==> flow/design.v <==
`timescale 1ns / 1ps
module fulladder(input wire a,b,c, output wire sum,carry);
    assign sum = a ^ b ^ c;
    assign carry = (a & b) | (b & c) | (c & a);
endmodule
module compressor_7_to_3(
    input  wire w0,w1,w2,w3,w4,w5,w6,
    output wire sum, c0, c1
);
    wire s1,s2,s3,s4,d1,d2,d3,d4;
    fulladder fa1(.a(w0), .b(w1), .c(w2), .sum(s1), .carry(d1));
    fulladder fa2(.a(w3), .b(w4), .c(w5), .sum(s2), .carry(d2));
    fulladder fa3(.a(s1), .b(s2), .c(w6), .sum(s3), .carry(d3));
    fulladder fa4(.a(d1), .b(d2), .c(d3), .sum(s4), .carry(d4));
    assign sum = s3;
    assign c0  = s4;
    assign c1  = d4;
endmodule
module array_7_to_3_compressor(
    input  wire [31:0] p0,p1,p2,p3,p4,p5,p6,
    output wire [31:0] psum, pc0, pc1
);
    genvar j;
    generate
        for(j=0; j<32; j=j+1) begin
            compressor_7_to_3 C(
                p0[j], p1[j], p2[j], p3[j], p4[j], p5[j], p6[j],
                psum[j], pc0[j], pc1[j]
            );
        end
    endgenerate
endmodule
module array_3_to_2_compressor(
    input  wire [31:0] a,b,c,
    output wire [31:0] sum, carry
);
    assign sum   = a ^ b ^ c;
    assign carry = ((a & b) | (b & c) | (c & a)) << 1;
endmodule
module han_carlson_adder(
    input  wire [31:0] a,
    input  wire [31:0] b,
    output wire [31:0] sum,
    output wire carry_out
);
    wire [31:0] g, p;
    assign g = a & b;
    assign p = a ^ b;
    wire [31:0] g1, p1;
    assign g1[0] = g[0];
    assign p1[0] = p[0];
    genvar i;
    generate
        for(i=1;i<32;i=i+1) begin
            assign g1[i] = g[i] | (p[i] & g[i-1]);
            assign p1[i] = p[i] & p[i-1];
        end
    endgenerate
    wire [31:0] g2, p2;
    assign g2[0] = g1[0];
    assign p2[0] = p1[0];
    assign g2[1] = g1[1];
    assign p2[1] = p1[1];
    generate
        for(i=2;i<32;i=i+1) begin
            assign g2[i] = g1[i] | (p1[i] & g1[i-2]);
            assign p2[i] = p1[i] & p1[i-2];
        end
    endgenerate
    wire [31:0] g3, p3;
    assign g3[0] = g2[0];
    assign p3[0] = p2[0];
    assign g3[1] = g2[1];
    assign p3[1] = p2[1];
    assign g3[2] = g2[2];
    assign p3[2] = p2[2];
    assign g3[3] = g2[3];
    assign p3[3] = p2[3];
    generate
        for(i=4;i<32;i=i+1) begin
            assign g3[i] = g2[i] | (p2[i] & g2[i-4]);
            assign p3[i] = p2[i] & p2[i-4];
        end
    endgenerate
    wire [31:0] g4, p4;
    assign g4[0] = g3[0];
    assign p4[0] = p3[0];
    assign g4[1] = g3[1];
    assign p4[1] = p3[1];
    assign g4[2] = g3[2];
    assign p4[2] = p3[2];
    assign g4[3] = g3[3];
    assign p4[3] = p3[3];
    assign g4[4] = g3[4];
    assign p4[4] = p3[4];
    assign g4[5] = g3[5];
    assign p4[5] = p3[5];
    assign g4[6] = g3[6];
    assign p4[6] = p3[6];
    assign g4[7] = g3[7];
    assign p4[7] = p3[7];
    generate
        for(i=8;i<32;i=i+1) begin
            assign g4[i] = g3[i] | (p3[i] & g3[i-8]);
            assign p4[i] = p3[i] & p3[i-8];
        end
    endgenerate
    wire [31:0] g5, p5;
    assign g5[0]  = g4[0];  assign p5[0]  = p4[0];
    assign g5[1]  = g4[1];  assign p5[1]  = p4[1];
    assign g5[2]  = g4[2];  assign p5[2]  = p4[2];
    assign g5[3]  = g4[3];  assign p5[3]  = p4[3];
    assign g5[4]  = g4[4];  assign p5[4]  = p4[4];
    assign g5[5]  = g4[5];  assign p5[5]  = p4[5];
    assign g5[6]  = g4[6];  assign p5[6]  = p4[6];
    assign g5[7]  = g4[7];  assign p5[7]  = p4[7];
    assign g5[8]  = g4[8];  assign p5[8]  = p4[8];
    assign g5[9]  = g4[9];  assign p5[9]  = p4[9];
    assign g5[10] = g4[10]; assign p5[10] = p4[10];
    assign g5[11] = g4[11]; assign p5[11] = p4[11];
    assign g5[12] = g4[12]; assign p5[12] = p4[12];
    assign g5[13] = g4[13]; assign p5[13] = p4[13];
    assign g5[14] = g4[14]; assign p5[14] = p4[14];
    assign g5[15] = g4[15]; assign p5[15] = p4[15];
    generate
        for(i=16;i<32;i=i+1) begin
            assign g5[i] = g4[i] | (p4[i] & g4[i-16]);
            assign p5[i] = p4[i] & p4[i-16];
        end
    endgenerate
    wire [31:0] carry_in; 
    assign carry_in[0] = 1'b0;
    assign carry_in[1]  = g[0];
    assign carry_in[2]  = g1[1];
    assign carry_in[3]  = g2[2];
    assign carry_in[4]  = g3[3];
    generate
        for(i=5;i<32;i=i+1) begin
            assign carry_in[i] = g5[i-1];
        end
    endgenerate
    generate
        for(i=0;i<32;i=i+1) begin
            assign sum[i] = p[i] ^ carry_in[i];
        end
    endgenerate
    assign carry_out = g5[31];
endmodule
module piped_wallace_mult(
    input wire clock, reset,
    input wire [15:0] x,y,
    output reg [31:0] prod
);
    genvar i,j;
    wire [31:0] pp[0:15];
    generate
        for(i=0; i<16; i=i+1) begin : PP_GEN
            for(j=0; j<32; j=j+1) begin : COL
                assign pp[i][j] = (j>=i && j<i+16) ? (x[j-i] & y[i]) : 1'b0;
            end
        end
    endgenerate
    wire [31:0] s0,s1,c0_0,c1_0,c02_0,c12_0;
    array_7_to_3_compressor A0(pp[0],pp[1],pp[2],pp[3],pp[4],pp[5],pp[6], s0, c0_0, c02_0);
    array_7_to_3_compressor A1(pp[7],pp[8],pp[9],pp[10],pp[11],pp[12],pp[13], s1, c1_0, c12_0);
    wire [31:0] c0  = c0_0  << 1;
    wire [31:0] c1  = c1_0  << 1;
    wire [31:0] c02 = c02_0 << 2;
    wire [31:0] c12 = c12_0 << 2;
    reg [31:0] rs0,rs1,rc0,rc1,rc02,rc12, rpp14,rpp15;
    always @(posedge clock or posedge reset)
        if(reset) begin
            rs0<=0; rs1<=0; rc0<=0; rc1<=0; rc02<=0; rc12<=0;
            rpp14<=0; rpp15<=0;
        end else begin
            rs0<=s0; rs1<=s1; rc0<=c0; rc1<=c1; rc02<=c02; rc12<=c12;
            rpp14<=pp[14]; rpp15<=pp[15];
        end
    wire [31:0] sum1,carry_1,carry_2;
    array_7_to_3_compressor A2(
        rs0,rs1,rc0,rc1,rc02,rc12,rpp14,
        sum1, carry_1, carry_2
    );
    wire [31:0] carry1 = carry_1 << 1;
    wire [31:0] carry2 = carry_2 << 2;
    reg [31:0] rsum1,rcarry1,rcarry2,rlast;
    always @(posedge clock or posedge reset)
        if(reset) begin
            rsum1<=0; rcarry1<=0; rcarry2<=0; rlast<=0;
        end else begin
            rsum1<=sum1; rcarry1<=carry1; rcarry2<=carry2;
            rlast<=rpp15;
        end
    wire [31:0] psum_1, pcarry_1, final_sum_pre, final_carry_pre;
    array_3_to_2_compressor C0(rsum1, rcarry1, rcarry2, psum_1, pcarry_1);
    array_3_to_2_compressor C1(rlast, psum_1, pcarry_1, final_sum_pre, final_carry_pre);
    reg [31:0] rsum, rcarry;
    always @(posedge clock or posedge reset)
        if(reset) begin
            rsum<=0; rcarry<=0;
        end else begin
            rsum<=final_sum_pre;
            rcarry<=final_carry_pre;
        end
    wire [31:0] final_sum;
    wire cout;
    han_carlson_adder HC(rsum, rcarry, final_sum, cout);
    always @(posedge clock or posedge reset)
        if(reset)
            prod <= 0;
        else
            prod <= final_sum;
endmodule
# From RTL to reports: piped_wallace_mult
# The steps from the RTL of piped_wallace_mult to its reports follow in flow order.
# Line numbers count from 1 in the design file above.
# Operators carry their Yosys type and port widths (W data, S select, Z words).
# Cell names lack the library's common part.
# Not given: -
dict set report setup {
  top {piped_wallace_mult}
  clock_port {clock}
  cell_library {sky130hd}
  corner {tt_025C_1v80}
}

# After elaboration
# Source: Yosys, flattened and elaborated, memories not mapped. Widths are those after wreduce; folded enables and synchronous resets count as part of the registers. Registers that Yosys merges into a memory's read port (data or address) are not register bits. Print and check cells do not count. Equal cells are merged and count once.
dict set report bits {
  reg_bits 342
  rom_bits 0
  output_inout_bits 32
  input_bits 34
  word_cells 1899
  clocked_rd_ports_x_width 0
  n_memories 0
  mem_bits_rw 0
  latch_bits 0
}
dict set report classes {
  n_mul 0
  div_mod_pow 0
  eq_ne 0
  addsub 0
  cmp 0
  n_logic 1884
  reduce_and_logical 0
  n_shift 0
  muxes 0
}
# cell n
set op_table {}
lappend op_table {{$and A1 B1 Y1} 1014}
lappend op_table {{$or A1 B1 Y1} 442}
lappend op_table {{$xor A1 B1 Y1} 412}
lappend op_table {{$and A31 B31 Y31} 4}
lappend op_table {{$or A31 B31 Y31} 4}
lappend op_table {{$xor A32 B32 Y32} 2}
lappend op_table {{$and A30 B31 Y31} 1}
lappend op_table {{$xor A30 B31 Y31} 1}
lappend op_table {{$and A31 B30 Y31} 1}
lappend op_table {{$xor A31 B31 Y31} 1}
lappend op_table {{$and A30 B30 Y30} 1}
lappend op_table {{$xor A30 B30 Y30} 1}

# Logic depth
# Yosys ltp: most cells in a row. Word level: on the elaborated netlist, between registers, memories and ports. Mapped: between sequential cells and ports; inverters and the memories' decode and read muxes count.
dict set report logic_depth {
  depth_word 11
  ABC_AREA 0
  mapped_depth 8
  depth_no_buf 8
}

# Synthesis result
# Yosys stat after the flow's synthesis: flattened, memories mapped to cells. It holds for the ABC_AREA given above (unset counts as 0); a run with the other value may have another netlist.
# Totals and module areas in this step are rounded.
# type n area_total_um2
set types {}
lappend types {dfrtp_1 337 8.43E+03}
lappend types {fa_1 203 4.06E+03}
lappend types {and2_1 211 1.32E+03}
lappend types {ha_1 104 1.3E+03}
lappend types {inv_1 212 795.763}
lappend types {nand2_1 61 228.97}
lappend types {xnor2_1 17 148.893}
lappend types {clkbuf_1 35 131.376}
lappend types {a21oi_1 22 110.106}
lappend types {nor2_1 20 75.072}
lappend types {nand3_1 11 55.053}
lappend types {a21o_1 7 52.55}
lappend types {o21ai_0 10 50.048}
lappend types {o211ai_1 5 37.536}
lappend types {xor2_1 4 35.034}
lappend types {o311ai_2 2 32.531}
lappend types {nor2b_1 5 31.28}
lappend types {o21bai_1 4 30.029}
# Other cell types: 38; their cells: 54.
dict set report mapped {
  flip_flops 337
  cell_count 1324
  mapped_area_um2 17400
  sequential_area_um2 8430
}
# The figures by module come from a second, unflattened synthesis with its own total; it is not the netlist above.
dict set report hier_totals {
  hier_cells 1398
  hier_area_um2 23200
}
# Each row is one instance without its submodules.
# module mod_seq_area_um2 n_cells mod_area_um2 instances
set modules {}
lappend modules {piped_wallace_mult 10600 713 12500 1}
lappend modules {fulladder 0.0 1 20.0 384}
lappend modules {han_carlson_adder 0.0 233 1660 1}
lappend modules {array_3_to_2_compressor 0.0 34 656 2}
lappend modules {array_7_to_3_compressor 0.0 0 0.0 3}
lappend modules {compressor_7_to_3 0.0 0 0.0 96}

# Timing after synthesis
# Path of least setup slack by OpenSTA after synthesis, without wires, with an ideal clock, recovery checks aside; 20% of the period is set as input and as output delay. Where synthesis merged equal registers, the netlist keeps one of their names.
dict set report synth_timing {
  path_type {input to register}
  from {in x[9]}
  to {reg (no name shown)}
  setup_slack_ps 353
  n_path_buf 1
  t_arrival_ps 2311
  delay_ps 1887
  input_delay_ps 560
  launch_ps 560
  setup_ps 136
  clock_period_ps 2800
  path_stages 7
  period_less_setup_slack_ps 2447
}
# "delay_ps" is the arrival time less input delay plus setup time.
# "path_stages" counts driving pins, that of a launching flip-flop among them; a cell with two outputs on the path counts twice.
# "period_less_setup_slack_ps" = period - worst setup slack (recovery checks aside). The figure is calculated, with input and output delays left at 20% of the set period.
# The rows between start and end are the longest chain of elaborated cells between them; the timing report does not say that the signal goes this way. Where chains are equally long, one stands for them.
# Each line given opens the expression or statement behind the cell; cells for indexed reads and writes are added by Yosys, which also makes memories of some case tables.
dict set report synth_via {
  path_cell_list {clkbuf_1 -> and2_1 -> fa_1 -> inv_1 -> fa_1 -> inv_1 -> fa_1}
  elab_chain_cells 7
}
# item line
set synth_rtl {}
lappend synth_rtl {{from (decl)} 151} ;# input wire [15:0] x,y,
lappend synth_rtl {{$and A1 B1 Y1} 159} ;# assign pp[i][j] = (j>=i && j<i+16) ? (x[j-i] & y[i]) : 1'b0;
lappend synth_rtl {{$xor A1 B1 Y1 (2 in a row)} 3} ;# assign sum = a ^ b ^ c;
lappend synth_rtl {{$and A1 B1 Y1} 4} ;# assign carry = (a & b) | (b & c) | (c & a);
lappend synth_rtl {{$or A1 B1 Y1 (2 in a row)} 4}
lappend synth_rtl {{$xor A1 B1 Y1} 3}

# Path in the finished layout
# From the final timing report of flow run 1: the path of least setup slack in the routed layout; clock arrival at registers is part of the times.
# The path's times are printed in steps of 10 ps; the period is the one set.
dict set report layout_timing {
  path_type {input to register}
  from {in x[7]}
  to {reg (no name shown)}
  clock_period_ps 2590
  launch_ps 520
  setup_ps 130
  n_path_buf 2
  input_delay_ps 520
  path_stages 8
  t_arrival_ps 2870
  setup_slack_ps 110
}
# The rows between start and end are the longest chain of elaborated cells between them; the timing report does not say that the signal goes this way. Where chains are equally long, one stands for them.
dict set report layout_via {
  path_cell_list {clkdlybuf4s50_1 -> buf_12 -> and2_1 -> fa_1 -> inv_1 -> fa_1 -> inv_1 -> fa_1}
  elab_chain_cells 7
}
# item line
set layout_rtl {}
lappend layout_rtl {{from (decl)} 151} ;# input wire [15:0] x,y,
lappend layout_rtl {{$and A1 B1 Y1} 159} ;# assign pp[i][j] = (j>=i && j<i+16) ? (x[j-i] & y[i]) : 1'b0;
lappend layout_rtl {{$xor A1 B1 Y1 (2 in a row)} 3} ;# assign sum = a ^ b ^ c;
lappend layout_rtl {{$and A1 B1 Y1} 4} ;# assign carry = (a & b) | (b & c) | (c & a);
lappend layout_rtl {{$or A1 B1 Y1 (2 in a row)} 4}
lappend layout_rtl {{$xor A1 B1 Y1} 3}

# 6 stored runs of piped_wallace_mult in the flow (synthesis by Yosys, layout by OpenROAD, sky130hd cells), in arbitrary order. Constraints: input delay and output delay 20% of the set period each, output load 0.01 pF.
# "achieved_period_ps": clock period set for the run, less the worst setup slack. It is reckoned from that one timing run; input and output delays stay at 20% of the period that was set.
# "worst_path_time_ps" is the time allowed to the run's worst setup path (the clock period less input and output delay, where it has them) less its slack. Clock arrival times count: a late capture clock shortens it, a late launch clock lengthens it.
# "worst_path_time_ps" is given in steps of 10 ps.
# The measured numbers are rounded.
run="flow run 1" settings CORE_UTILIZATION=58 period_ns=2.59 CAP_MARGIN=20 CORE_MARGIN=2 SLEW_MARGIN=20
run="flow run 1" results achieved_period_ps=2477 finalUtil_frac=0.689 final_cell_area_um2=20400 design.die.area_um2=31400 yosys_chip_area_um2=17400 setup_worst_slack_ps=113 worst_path_time_ps=1960 worst_path_kind="input to register"
run="flow run 2" settings ABC_AREA=0 CAP_MARGIN=35 CELL_PAD_IN_SITES_DETAIL_PLACEMENT=1 CORE_UTILIZATION=72 CTS_CLUSTER_SIZE=50 GPL_TIMING_DRIVEN=1 MAX_ROUTING_LAYER="met4" MIN_ROUTING_LAYER="met2" PLACE_DENSITY_LB_ADDON=0.23 TNS_END_PERCENT=30 period_ns=2.69 CORE_MARGIN=2 SLEW_MARGIN=20
run="flow run 2" outcome="incomplete, placement halted on DPL-0033"
run="flow run 3" settings CELL_PAD_IN_SITES_GLOBAL_PLACEMENT=3 GPL_TIMING_DRIVEN=0 period_ns=2.8 CAP_MARGIN=20 CORE_MARGIN=2 CORE_UTILIZATION=40 SLEW_MARGIN=20
run="flow run 3" results achieved_period_ps=2735 final_cell_area_um2=20400 finalUtil_frac=0.472 setup_worst_slack_ps=65 design.die.area_um2=45200 yosys_chip_area_um2=17400 worst_path_time_ps=2170 worst_path_kind="input to register"
run="flow run 4" settings ABC_AREA=1 CAP_MARGIN=35 CELL_PAD_IN_SITES_DETAIL_PLACEMENT=2 CELL_PAD_IN_SITES_GLOBAL_PLACEMENT=2 CORE_ASPECT_RATIO=1.16 CORE_UTILIZATION=72 CTS_CLUSTER_SIZE=50 GPL_ROUTABILITY_DRIVEN=0 GPL_TIMING_DRIVEN=1 MAX_ROUTING_LAYER="met4" MIN_ROUTING_LAYER="met2" PLACE_DENSITY_LB_ADDON=0.23 TNS_END_PERCENT=30 period_ns=2.69 CORE_MARGIN=2 SLEW_MARGIN=20
run="flow run 4" outcome="incomplete, placement halted on FLW-0024"
run="flow run 5" settings ABC_AREA=0 CORE_UTILIZATION=17 CTS_CLUSTER_SIZE=46 GPL_TIMING_DRIVEN=0 PLACE_DENSITY_LB_ADDON=0.23 TNS_END_PERCENT=30 period_ns=2.69 CAP_MARGIN=20 CORE_MARGIN=2 SLEW_MARGIN=20
run="flow run 5" results setup_worst_slack_ps=51 finalUtil_frac=0.209 design.die.area_um2=105000 final_cell_area_um2=21300 yosys_chip_area_um2=17400 achieved_period_ps=2639 worst_path_time_ps=2100 worst_path_kind="input to register"
run="flow run 6" settings ABC_AREA=0 CAP_MARGIN=5 CELL_PAD_IN_SITES_DETAIL_PLACEMENT=1 CORE_UTILIZATION=22 CTS_CLUSTER_SIZE=97 PLACE_DENSITY_LB_ADDON=0.24 TNS_END_PERCENT=60 period_ns=4.12 CORE_MARGIN=2 SLEW_MARGIN=20
run="flow run 6" results worst_path_time_ps=2320 worst_path_kind="input to register" yosys_chip_area_um2=17400 design.die.area_um2=81500 achieved_period_ps=3142 finalUtil_frac=0.264 setup_worst_slack_ps=978 final_cell_area_um2=20800
